==> flow/design.v <==
module alu #(
	parameter INST_W = 4,
	parameter INT_W  = 6,
	parameter FRAC_W = 10,
	parameter DATA_W = INT_W + FRAC_W
)(
	input                      i_clk,
	input                      i_rst_n,
	input                      i_in_valid,
	output                     o_busy,
	input         [INST_W-1:0] i_inst,
	input  signed [DATA_W-1:0] i_data_a,
	input  signed [DATA_W-1:0] i_data_b,
	output                     o_out_valid,
	output        [DATA_W-1:0] o_data
);
	localparam SIGN_ADD = 4'b0000;
	localparam SIGN_SUB = 4'b0001;
	localparam SIGN_MUL = 4'b0010;
	localparam SOFTPLUS = 4'b0100;
	localparam XOR      = 4'b0101;
	localparam ARS      = 4'b0110;  
	localparam LEFT_ROT = 4'b0111;
	localparam CNT_L0   = 4'b1000;  
	localparam REV_M4   = 4'b1001;  
	localparam INIT     = 4'b1010;  
	localparam SIGN_ACC_1 = 4'b0011;
	localparam SIGN_ACC_2 = 4'b1011;
	localparam VECT_W    = 20;
	localparam VECT_SIZE = 16;
	reg [INST_W - 1: 0] current_state;
	reg [INST_W - 1: 0] next_state;
	reg                        o_busy_r;
	reg                        o_out_valid_r;
	reg        [DATA_W - 1: 0] o_data_r;
	wire                       o_busy_w;
	reg                        o_out_valid_w;
	reg        [DATA_W - 1: 0] o_data_w;
	reg signed [VECT_W - 1: 0] data_acc_old [VECT_SIZE - 1: 0];
	reg signed [VECT_W - 1: 0] data_acc_new [VECT_SIZE - 1: 0];
	reg signed [VECT_W - 1: 0] data_acc_out;
	reg signed [DATA_W - 1: 0] i_data_a_r;
	reg signed [DATA_W - 1: 0] i_data_b_r;
	reg need_saturate;
	integer i;
	assign o_busy       = o_busy_r;
	assign o_out_valid  = o_out_valid_r;
	assign o_data       = o_data_r;
	assign o_busy_w     = i_in_valid || current_state != INIT;
	always @ (*)
	begin
		data_acc_out  = 0;
		need_saturate = 0;
		begin
			case (current_state)
				SIGN_ADD:
				begin
					o_out_valid_w = 1;
					o_data_w      = add(i_data_a_r, i_data_b_r);
				end
				SIGN_SUB:
				begin
					o_out_valid_w = 1;
					o_data_w      = sub(i_data_a_r, i_data_b_r);
				end
				SIGN_MUL:
				begin
					o_out_valid_w = 1;
					o_data_w      = mul(i_data_a_r, i_data_b_r);
				end
				SIGN_ACC_1:
				begin
					o_out_valid_w = 0;
					o_data_w      = 0;
				end
				SIGN_ACC_2:
				begin
					data_acc_out = data_acc_new[i_data_a_r[$clog2(VECT_SIZE) - 1: 0]];
					if (data_acc_out[VECT_W - 1])
					begin
						need_saturate = (data_acc_out[(VECT_W - 1) - 1-: (VECT_W - DATA_W)] != {{(VECT_W - DATA_W){1'b1}}});
					end
					else
					begin
						need_saturate = (data_acc_out[(VECT_W - 1) - 1-: (VECT_W - DATA_W)] != {{(VECT_W - DATA_W){1'b0}}});
					end
					o_out_valid_w = 1;
					o_data_w      = (need_saturate) ?
										sat(data_acc_out[VECT_W - 1]) :
										data_acc_out[DATA_W - 1: 0];
				end
				SOFTPLUS:
				begin
					o_out_valid_w = 1;
					o_data_w      = softplus(i_data_a_r);
				end
				XOR:
				begin
					o_out_valid_w = 1;
					o_data_w      = exor(i_data_a_r, i_data_b_r);
				end
				ARS:
				begin
					o_out_valid_w = 1;
					o_data_w      = ars(i_data_a_r, i_data_b_r);
				end
				LEFT_ROT:
				begin
					o_out_valid_w = 1;
					o_data_w      = left_rot(i_data_a_r, i_data_b_r);
				end
				CNT_L0:
				begin
					o_out_valid_w = 1;
					o_data_w      = cnt_l0(i_data_a_r);
				end
				REV_M4:
				begin
					o_out_valid_w = 1;
					o_data_w      = rev_m4(i_data_a_r, i_data_b_r);
				end
				default:
				begin
					o_out_valid_w = 0;
					o_data_w      = 0;
				end
			endcase
		end
	end
	always @ (posedge i_clk or negedge i_rst_n)
	begin
		if (!i_rst_n)
		begin
			i_data_a_r <= 0;
			i_data_b_r <= 0;
		end
		else
		begin
			if (i_in_valid)
			begin
				i_data_a_r <= i_data_a;
				i_data_b_r <= i_data_b;
			end
			else
			begin
				i_data_a_r <= i_data_a_r;
				i_data_b_r <= i_data_b_r;
			end
		end
	end
	always @ (posedge i_clk or negedge i_rst_n)
	begin
		if (!i_rst_n)
		begin
			o_busy_r <= 1;
		end
		else
		begin
			o_busy_r <= o_busy_w;
		end
	end
	always @ (posedge i_clk or negedge i_rst_n)
	begin
		if (!i_rst_n)
		begin
			o_out_valid_r <= 0;
		end
		else
		begin
			o_out_valid_r <= o_out_valid_w;
		end
	end
	always @ (posedge i_clk or negedge i_rst_n)
	begin
		if (!i_rst_n)
		begin
			for (i = 0; i < VECT_SIZE; i = i + 1)
			begin
				data_acc_new[i] <= 0;
			end
		end
		else
		begin
			for (i = 0; i < VECT_SIZE; i = i + 1)
			begin
				if (current_state == SIGN_ACC_1 && i == i_data_a_r)
				begin
					data_acc_new[i] <= data_acc_old[i] + i_data_b_r;
				end
				else
				begin
					data_acc_new[i] <= data_acc_new[i];
				end
			end
		end
	end
	always @ (posedge i_clk or negedge i_rst_n)
	begin
		if (!i_rst_n)
		begin
			for (i = 0; i < VECT_SIZE; i = i + 1)
			begin
				data_acc_old[i] <= 0;
			end
		end
		else if (current_state == SIGN_ACC_2)
		begin
			for (i = 0; i < VECT_SIZE; i = i + 1)
			begin
				data_acc_old[i] <= data_acc_new[i];
			end
		end
	end
	always @ (posedge i_clk or negedge i_rst_n)
	begin
		if (!i_rst_n)
		begin
			current_state <= INIT;
		end
		else
		begin
			current_state <= next_state;
		end
	end
	always @ (*)
	begin
		case (current_state)
			INIT:
			begin
				if (i_in_valid)
				begin
					case (i_inst)
						SIGN_ADD:   next_state = SIGN_ADD;    
						SIGN_SUB:   next_state = SIGN_SUB;    
						SIGN_MUL:   next_state = SIGN_MUL;    
						SIGN_ACC_1: next_state = SIGN_ACC_1;  
						SOFTPLUS:   next_state = SOFTPLUS;    
						XOR:        next_state = XOR;         
						ARS:        next_state = ARS;         
						LEFT_ROT:   next_state = LEFT_ROT;    
						CNT_L0:     next_state = CNT_L0;      
						REV_M4:     next_state = REV_M4;      
						default:    next_state = INIT;        
					endcase
				end
				else
				begin
					next_state = INIT;
				end
			end
			SIGN_ACC_1:
			begin
				next_state = SIGN_ACC_2;
			end
			default:  next_state = INIT;
		endcase
	end
	always @ (posedge i_clk or negedge i_rst_n)
	begin
		if (!i_rst_n)
		begin
			o_data_r <= 0;
		end
		else
		begin
			o_data_r <= o_data_w;
		end
	end
	function automatic signed [DATA_W - 1: 0] add;
		input signed [DATA_W - 1: 0] a;
		input signed [DATA_W - 1: 0] b;
		reg signed [DATA_W - 1: 0] sum;
		reg                        is_overflow;
		begin
			sum = a + b;
			is_overflow = (a[DATA_W - 1] & b[DATA_W - 1] & ~sum[DATA_W - 1]) || (~a[DATA_W - 1] & ~b[DATA_W - 1] & sum[DATA_W - 1]);
			add = (is_overflow) ? sat(!sum[DATA_W - 1]) : sum;
		end
	endfunction
	function automatic signed [DATA_W - 1: 0] sub;
		input signed [DATA_W - 1: 0] a;
		input signed [DATA_W - 1: 0] b;
		reg signed [DATA_W - 1: 0] diff;
		reg                        is_overflow;
		begin
			diff = a - b;
			is_overflow = (a[DATA_W - 1] & ~b[DATA_W - 1] & ~diff[DATA_W - 1]) || (~a[DATA_W - 1] & b[DATA_W - 1] & diff[DATA_W - 1]);
			sub = (is_overflow) ? sat(!diff[DATA_W - 1]) : diff;
		end
	endfunction
	function automatic signed [DATA_W - 1: 0] mul;
		input signed [DATA_W - 1: 0] a;
		input signed [DATA_W - 1: 0] b;
		reg [2 * DATA_W: 0] prod;
		reg                 is_overflow;
		reg                 is_signed;
		begin
			prod = a * b;
			prod = rnd(prod, 9);
			is_signed = prod[2 * DATA_W];
			if (is_signed)
			begin
				is_overflow = (prod[(2 * DATA_W) - 1-: INT_W + 1] != {{(INT_W + 1){1'b1}}});
			end
			else
			begin
				is_overflow = (prod[(2 * DATA_W) - 1-: INT_W + 1] != {{(INT_W + 1){1'b0}}});
			end
			mul = prod[((2 * DATA_W) - INT_W - 1)-: DATA_W];
			mul = (is_overflow) ? sat(is_signed) : mul;
		end
	endfunction
	function automatic signed [DATA_W - 1: 0] softplus;
		input signed [DATA_W - 1: 0] a;
		reg signed [2 * DATA_W: 0] frac;
		reg signed  [INT_W - 1: 0] a_int;
		begin
			a_int = a[(DATA_W - 1)-: INT_W];
			if (a_int >= 'sd2)  
			begin
				softplus = a;
			end
			else if (a_int < 'sd2 && a_int >= 'sd0)  
			begin
				frac = a << 1;
				frac = frac + 12'b1000_0000_0000;
				frac = frac[DATA_W - 1: 0] * 16'hAAAB;
				frac = rnd(frac, 16);
				frac = frac >> 17;
				softplus = frac[DATA_W - 1: 0];
			end
			else if (a_int < 'sd0 && a_int >= -'sd1)  
			begin
				frac = a + 12'b1000_0000_0000;
				frac = frac[DATA_W - 1: 0] * 16'hAAAB;
				frac = rnd(frac, 16);
				frac = frac >> 17;
				softplus = frac[DATA_W - 1: 0];
			end
			else if (a_int < -'sd1 && a_int >= -'sd2)  
			begin
				frac = a << 1;
				frac = frac[DATA_W - 1: 0] + 14'b01_0100_0000_0000;
				frac = frac[DATA_W - 1: 0] * 16'hE38F;
				frac = rnd(frac, 18);
				frac = frac >> 19;
				softplus = frac[DATA_W - 1: 0];
			end
			else if (a_int < -'sd2 && a_int >= -'sd3)  
			begin
				frac = a + 12'b1100_0000_0000;
				frac = frac[DATA_W - 1: 0] * 16'hE38F;
				frac = rnd(frac, 18);
				frac = frac >> 19;
				softplus = frac[DATA_W - 1: 0];
			end
			else  
			begin
				softplus = 0;
			end
		end
	endfunction
	function automatic signed [DATA_W - 1: 0] exor;
		input signed [DATA_W - 1: 0] a;
		input signed [DATA_W - 1: 0] b;
		begin
			exor = a ^ b;
		end
	endfunction
	function automatic signed [DATA_W - 1: 0] ars;
		input signed [DATA_W - 1: 0] a;
		input signed [DATA_W - 1: 0] b;
		begin
			ars = a >>> b;
		end
	endfunction
	function automatic [DATA_W - 1: 0] left_rot;
		input [DATA_W - 1: 0] a;
		input [DATA_W - 1: 0] b;
		begin
			left_rot = (a << b) | (a >> (DATA_W - b));
		end
	endfunction
	function automatic [DATA_W - 1: 0] cnt_l0;
		input [DATA_W - 1: 0] a;
		reg [$clog2(DATA_W): 0] leading_one;
		integer i;
		begin
			if (a == 0)
			begin
				cnt_l0 = DATA_W;
			end
			else
			begin
				leading_one = 0;
				for (i = DATA_W - 1; i > 0; i = i - 1)
				begin
					if (a[i] && i > leading_one)
					begin
						leading_one = i;
					end
				end
				cnt_l0 = DATA_W - 1 - leading_one;
			end
		end
	endfunction
	function automatic [DATA_W - 1: 0] rev_m4;
		input [DATA_W - 1: 0] a;
		input [DATA_W - 1: 0] b;
		integer i;
		begin
			for (i = 0; i < 13; i = i + 1)
			begin
				rev_m4[i] = (a[i+: 4] == b[(DATA_W - 1 - i)-: 4]);
			end
			rev_m4[DATA_W - 1-: 3] = 0;
		end
	endfunction
	function automatic signed [DATA_W - 1: 0] sat;
		input is_signed;
		begin
			sat = (is_signed) ? 16'b1000_0000_0000_0000 : 16'b0111_1111_1111_1111;
		end
	endfunction
	function automatic signed [2 * DATA_W: 0] rnd;
		input signed [2 * DATA_W: 0] a;
		input    [$clog2(DATA_W): 0] rounding_bit;
		begin
			rnd = (a[rounding_bit]) ? a + (1'b1 << rounding_bit) : a;
		end
	endfunction
endmodule
* Reports on alu *
The steps from the RTL of alu to its reports follow in flow order.
Line numbers count from 1 in the design file above.
Cell names lack the library's common part.
A cell with - has no value.

inputs
  top = alu
  clock = i_clk
  library = sky130hd
  corner = tt_025C_1v80

* Word level *
Yosys after proc, flatten, opt, wreduce and memory -nomap, before mapping. Print and check cells are not counted.
Memory sizes are those after Yosys's memory passes, which may raise the word count (mostly to a power of two), join words into wider ones and drop unused or constant bits.

word-level totals
  memories = 1
  input port bits = 39
  output and inout bits = 18
  memory bits (read-only) = 64
  flip-flop bits (word level) = 694
  cells after elaboration = 288

memory list
  name              depth  width  rd ports  wr ports  line  source
  (name not given)  16     4      1         0         232   case (i_inst)

operators by class
  bitwise gates (word level) = 14
  eq/ne operators = 57
  shifts and indexed selects = 3
  multiplexer cells = 74
  reductions and logical operators = 44
  multipliers = 5
  add/subtract/negate cells = 29
  magnitude comparators = 23

operators with widths
  operator                                              count
  multiplier 16 x 16 -> 32 bit (second input constant)  4
  multiplier 16 x 16 -> 32 bit                          1
  adder 20 x 16 -> 20 bit                               16
  case mux 20 bit (select 16 bit)                       1
  two-way mux 5 bit                                     44
  two-way mux 16 bit                                    12
  two-way mux 33 bit                                    5
  case mux 16 bit (select 10 bit)                       1
  == test 5 x 16 -> 1 bit (first input constant)        8
  adder 32 x 17 -> 33 bit (second input constant)       2
  adder 32 x 19 -> 33 bit (second input constant)       2
  == test 4 x 16 -> 1 bit (first input constant)        4
  == test 4 bit                                         13
  adder 16 x 12 -> 16 bit (second input constant)       3
  == test 4 bit (second input constant)                 12
  > comparator 4 x 5 -> 1 bit (first input constant)    7
  logical AND 1 bit                                     34
  adder 32 x 11 -> 33 bit (second input constant)       1
  >> shifter 16 x 32 -> 16 bit                          1
  logical NOT 16 bit                                    2
  == test 3 x 16 -> 1 bit (first input constant)        2
  == test 4 x 3 -> 1 bit (second input constant)        8
  two-way mux 14 bit                                    2
  > comparator 3 x 5 -> 1 bit (first input constant)    4
  two-way mux 20 bit                                    1
  subtractor 5 x 16 -> 17 bit (first input constant)    1
  adder 16 x 13 -> 16 bit (second input constant)       1
  adder 16 bit                                          1

Other operator kinds: 29; their cells: 56.

* Longest topological paths *
Depth = most cells in a row (Yosys ltp): at word level without a register or memory, in the mapped netlist without a sequential cell, where the memories' decode and read muxes count.

depth
  depth in word-level cells = 76
  ABC_AREA = 0
  mapped depth = 34
  depth with buffers taken out = 32

* Synthesis result *
Source: synth_stat.txt of the flow (Yosys; design flattened, memories mapped). It holds for the ABC_AREA given above (unset counts as 0); a run with the other value may have another netlist.

mapped netlist
  flip-flop cells = 694
  mapped area = 70531.4 um^2
  cells in the netlist = 8137
  sequential part of the area = 17370.4 um^2
  buffers = 304

cell types
  cell type  count  area in all (um^2)
  dfrtp_1    691    1.73E+04
  ha_1       883    1.1E+04
  fa_1       537    1.08E+04
  nand2_1    1673   6.28E+03
  inv_1      891    3.34E+03
  o21ai_0    527    2637.53
  xnor2_1    238    2.08E+03
  a21oi_1    353    1.77E+03
  xor2_1     199    1.74E+03
  nor2_1     343    1.29E+03
  clkbuf_1   274    1.03E+03
  a21o_1     119    893.357
  nand3_1    137    685.658
  a22oi_1    80     600.576
  nor3_1     106    530.509
  o31ai_1    63     472.954
  mux2_2     38     427.91
  a31oi_1    54     337.824

Other cell types: 97; their cells: 931.

* Worst setup path after synthesis *
Source: OpenSTA report_checks on the synthesized netlist (no wires, ideal clock, input and output delay 20% of the period each), path of least setup slack; recovery checks are left aside. Register names are those of the netlist, which keeps one name where synthesis merged equal registers.

path after synthesis
  kind = reg2reg
  from = register i_data_b_r[1]
  to = register o_data_r[14]
  time at the first pin = 0.000 ns
  setup time = 0.129 ns
  setup slack = 1.305 ns
  delay of the path = 8.695 ns
  driving pins on the path = 33
  data arrival time = 8.566 ns
  period = 10.0 ns
  required time = 9.871 ns
  buffers on the path = 4
  synthesis period reached = 8.695 ns

"delay of the path" = arrival - input delay + setup time.
"driving pins on the path": output pins that drive a net of the path, with the launching flip-flop's if there is one; two outputs of one cell count as two.
"synthesis period reached" = period - worst setup slack (recovery checks aside). The figure is calculated, with input and output delays left at 20% of the set period.
The rows between start and end are the longest chain of elaborated cells between them; the timing report does not say that the signal goes this way. Where chains are equally long, one stands for them.
Each line given opens the expression or statement behind the cell; cells for indexed reads and writes are added by Yosys, which also makes memories of some case tables.
At most two assigning lines are given for a register; there are more.

on the way, after synthesis
  cells stage by stage = dfrtp_1 -> buf_4 -> inv_1 -> buf_1 -> buf_1 -> nor2_1 -> fa_1 -> inv_1 -> fa_1 -> inv_1 -> fa_1 -> inv_1 -> fa_1 -> inv_1 -> fa_1 -> inv_1 -> fa_1 -> inv_1 -> ha_1 -> buf_4 -> o21a_1 -> nor2_1 -> or4_4 -> o221ai_4 -> xor2_4 -> nand3_4 -> nor4_4 -> nand4_1 -> nor3_1 -> o211ai_1 -> a211o_1 -> a211oi_1 -> o21ai_1
  cells in the longest elaborated chain = 8
  elaborated cells on any way between the ends = 29
  source lines of those cells = 16
  those cells by class = add/sub: 4; mul: 1; eq/ne: 1; shift: 3; mux: 10; logic: 7; reduce/logical: 3

RTL lines, path after synthesis
  element                          line  source
  start: declaration               43    reg signed [DATA_W - 1: 0] i_data_b_r;
  start: assignment                142   i_data_b_r <= i_data_b;
  start: assignment                147   i_data_b_r <= i_data_b_r;
  multiplier 16 x 16 -> 32 bit     298   prod = a * b;
  adder 32 x 11 -> 33 bit          429   rnd = (a[rounding_bit]) ? a + (1'b1 << rounding_bit) : a;
  two-way mux 33 bit               429
  nonzero test 7 bit               307   is_overflow = (prod[(2 * DATA_W) - 1-: INT_W + 1] != {{(INT_W + 1){1'b0}}});
  two-way mux 1 bit                301   if (is_signed)
  two-way mux 1 bit                55    case (current_state)
  two-way mux 16 bit               310   mul = (is_overflow) ? sat(is_signed) : mul;
  case mux 16 bit (select 10 bit)  55
  end: assignment                  262   o_data_r <= 0;
  end: assignment                  266   o_data_r <= o_data_w;
  end: declaration                 35    reg [DATA_W - 1: 0] o_data_r;

* Worst path after layout *
From the final timing report of entry A: the path of least setup slack in the routed layout; clock arrival at registers is part of the times.

path post-layout
  kind = reg2reg
  from = register i_data_a_r[12]
  to = register o_data_r[11]
  time at the first pin = 0.74 ns
  required time = 11.04 ns
  setup time = 0.17 ns
  period = 10.5 ns
  buffers on the path = 1
  setup slack = 1.66 ns
  data arrival time = 9.38 ns
  driving pins on the path = 28

At most two assigning lines are given for a register; there are more.

on the way, post-layout
  cells stage by stage = dfrtp_1 -> buf_4 -> nand2_1 -> nor2_1 -> xor2_1 -> inv_1 -> fa_1 -> inv_1 -> ha_1 -> fa_1 -> inv_1 -> fa_1 -> fa_1 -> inv_1 -> ha_1 -> a21oi_1 -> o21ai_0 -> a32oi_1 -> o21ai_0 -> o311ai_0 -> nor2b_1 -> xnor2_1 -> and2_1 -> a31o_2 -> a21oi_1 -> xnor2_1 -> a221oi_1 -> o211ai_1

RTL lines, path post-layout
  element             line  source
  start: declaration  42    reg signed [DATA_W - 1: 0] i_data_a_r;
  start: assignment   141   i_data_a_r <= i_data_a;
  start: assignment   146   i_data_a_r <= i_data_a_r;
  end: assignment     262   o_data_r <= 0;
  end: assignment     266   o_data_r <= o_data_w;
  end: declaration    35    reg [DATA_W - 1: 0] o_data_r;

Chain of elaborated cells between the ends: none given.

Data sheet: physical implementation of alu

alu through Yosys and OpenROAD on sky130hd: 2 stored runs, unordered, with their settings and measured results. The constraints put input and output delay at 20% of the set period each and load the outputs with 0.01 pF.
"achieved clock period (ns)" means the clock period less the worst setup slack. The figure is calculated, with input and output delays left at 20% of the set period.
"worst setup path time (ns)" = time allowed to the worst setup path (clock period - input delay - output delay, where it has them) - its slack; a late launch clock adds to it, a late capture clock takes from it.

settings of entry A
{
  "CELL_PAD_IN_SITES_DETAIL_PLACEMENT": 2,
  "CORE_UTILIZATION": 38,
  "CTS_CLUSTER_DIAMETER": 247,
  "PLACE_DENSITY": 0.42,
  "SETUP_SLACK_MARGIN": 1.25,
  "period_ns": 10.5,
  "CAP_MARGIN": 20,
  "CORE_MARGIN": 2,
  "SLEW_MARGIN": 20
}
report of entry A
yosys chip area after synthesis (um^2): 70531.4
finish__design__die__area: 189073.0
finish__design__instance__area__stdcell: 77200.3
finish__timing__setup__ws: 1.662
finish__timing__setup__tns: 0.000
achieved clock period (ns): 8.838
worst setup path time (ns): 8.84
worst setup path kind: reg2reg

settings of entry B
{
  "ABC_AREA": 1,
  "CELL_PAD_IN_SITES_DETAIL_PLACEMENT": 2,
  "CELL_PAD_IN_SITES_GLOBAL_PLACEMENT": 2,
  "CORE_MARGIN": 3,
  "CORE_UTILIZATION": 70,
  "CTS_CLUSTER_DIAMETER": 247,
  "CTS_CLUSTER_SIZE": 73,
  "GPL_ROUTABILITY_DRIVEN": 0,
  "MIN_ROUTING_LAYER": "met2",
  "PLACE_DENSITY": 0.42,
  "SETUP_SLACK_MARGIN": 1.25,
  "SLEW_MARGIN": 30,
  "period_ns": 10.5,
  "CAP_MARGIN": 20
}
report of entry B: did not finish, place, GPL-0301
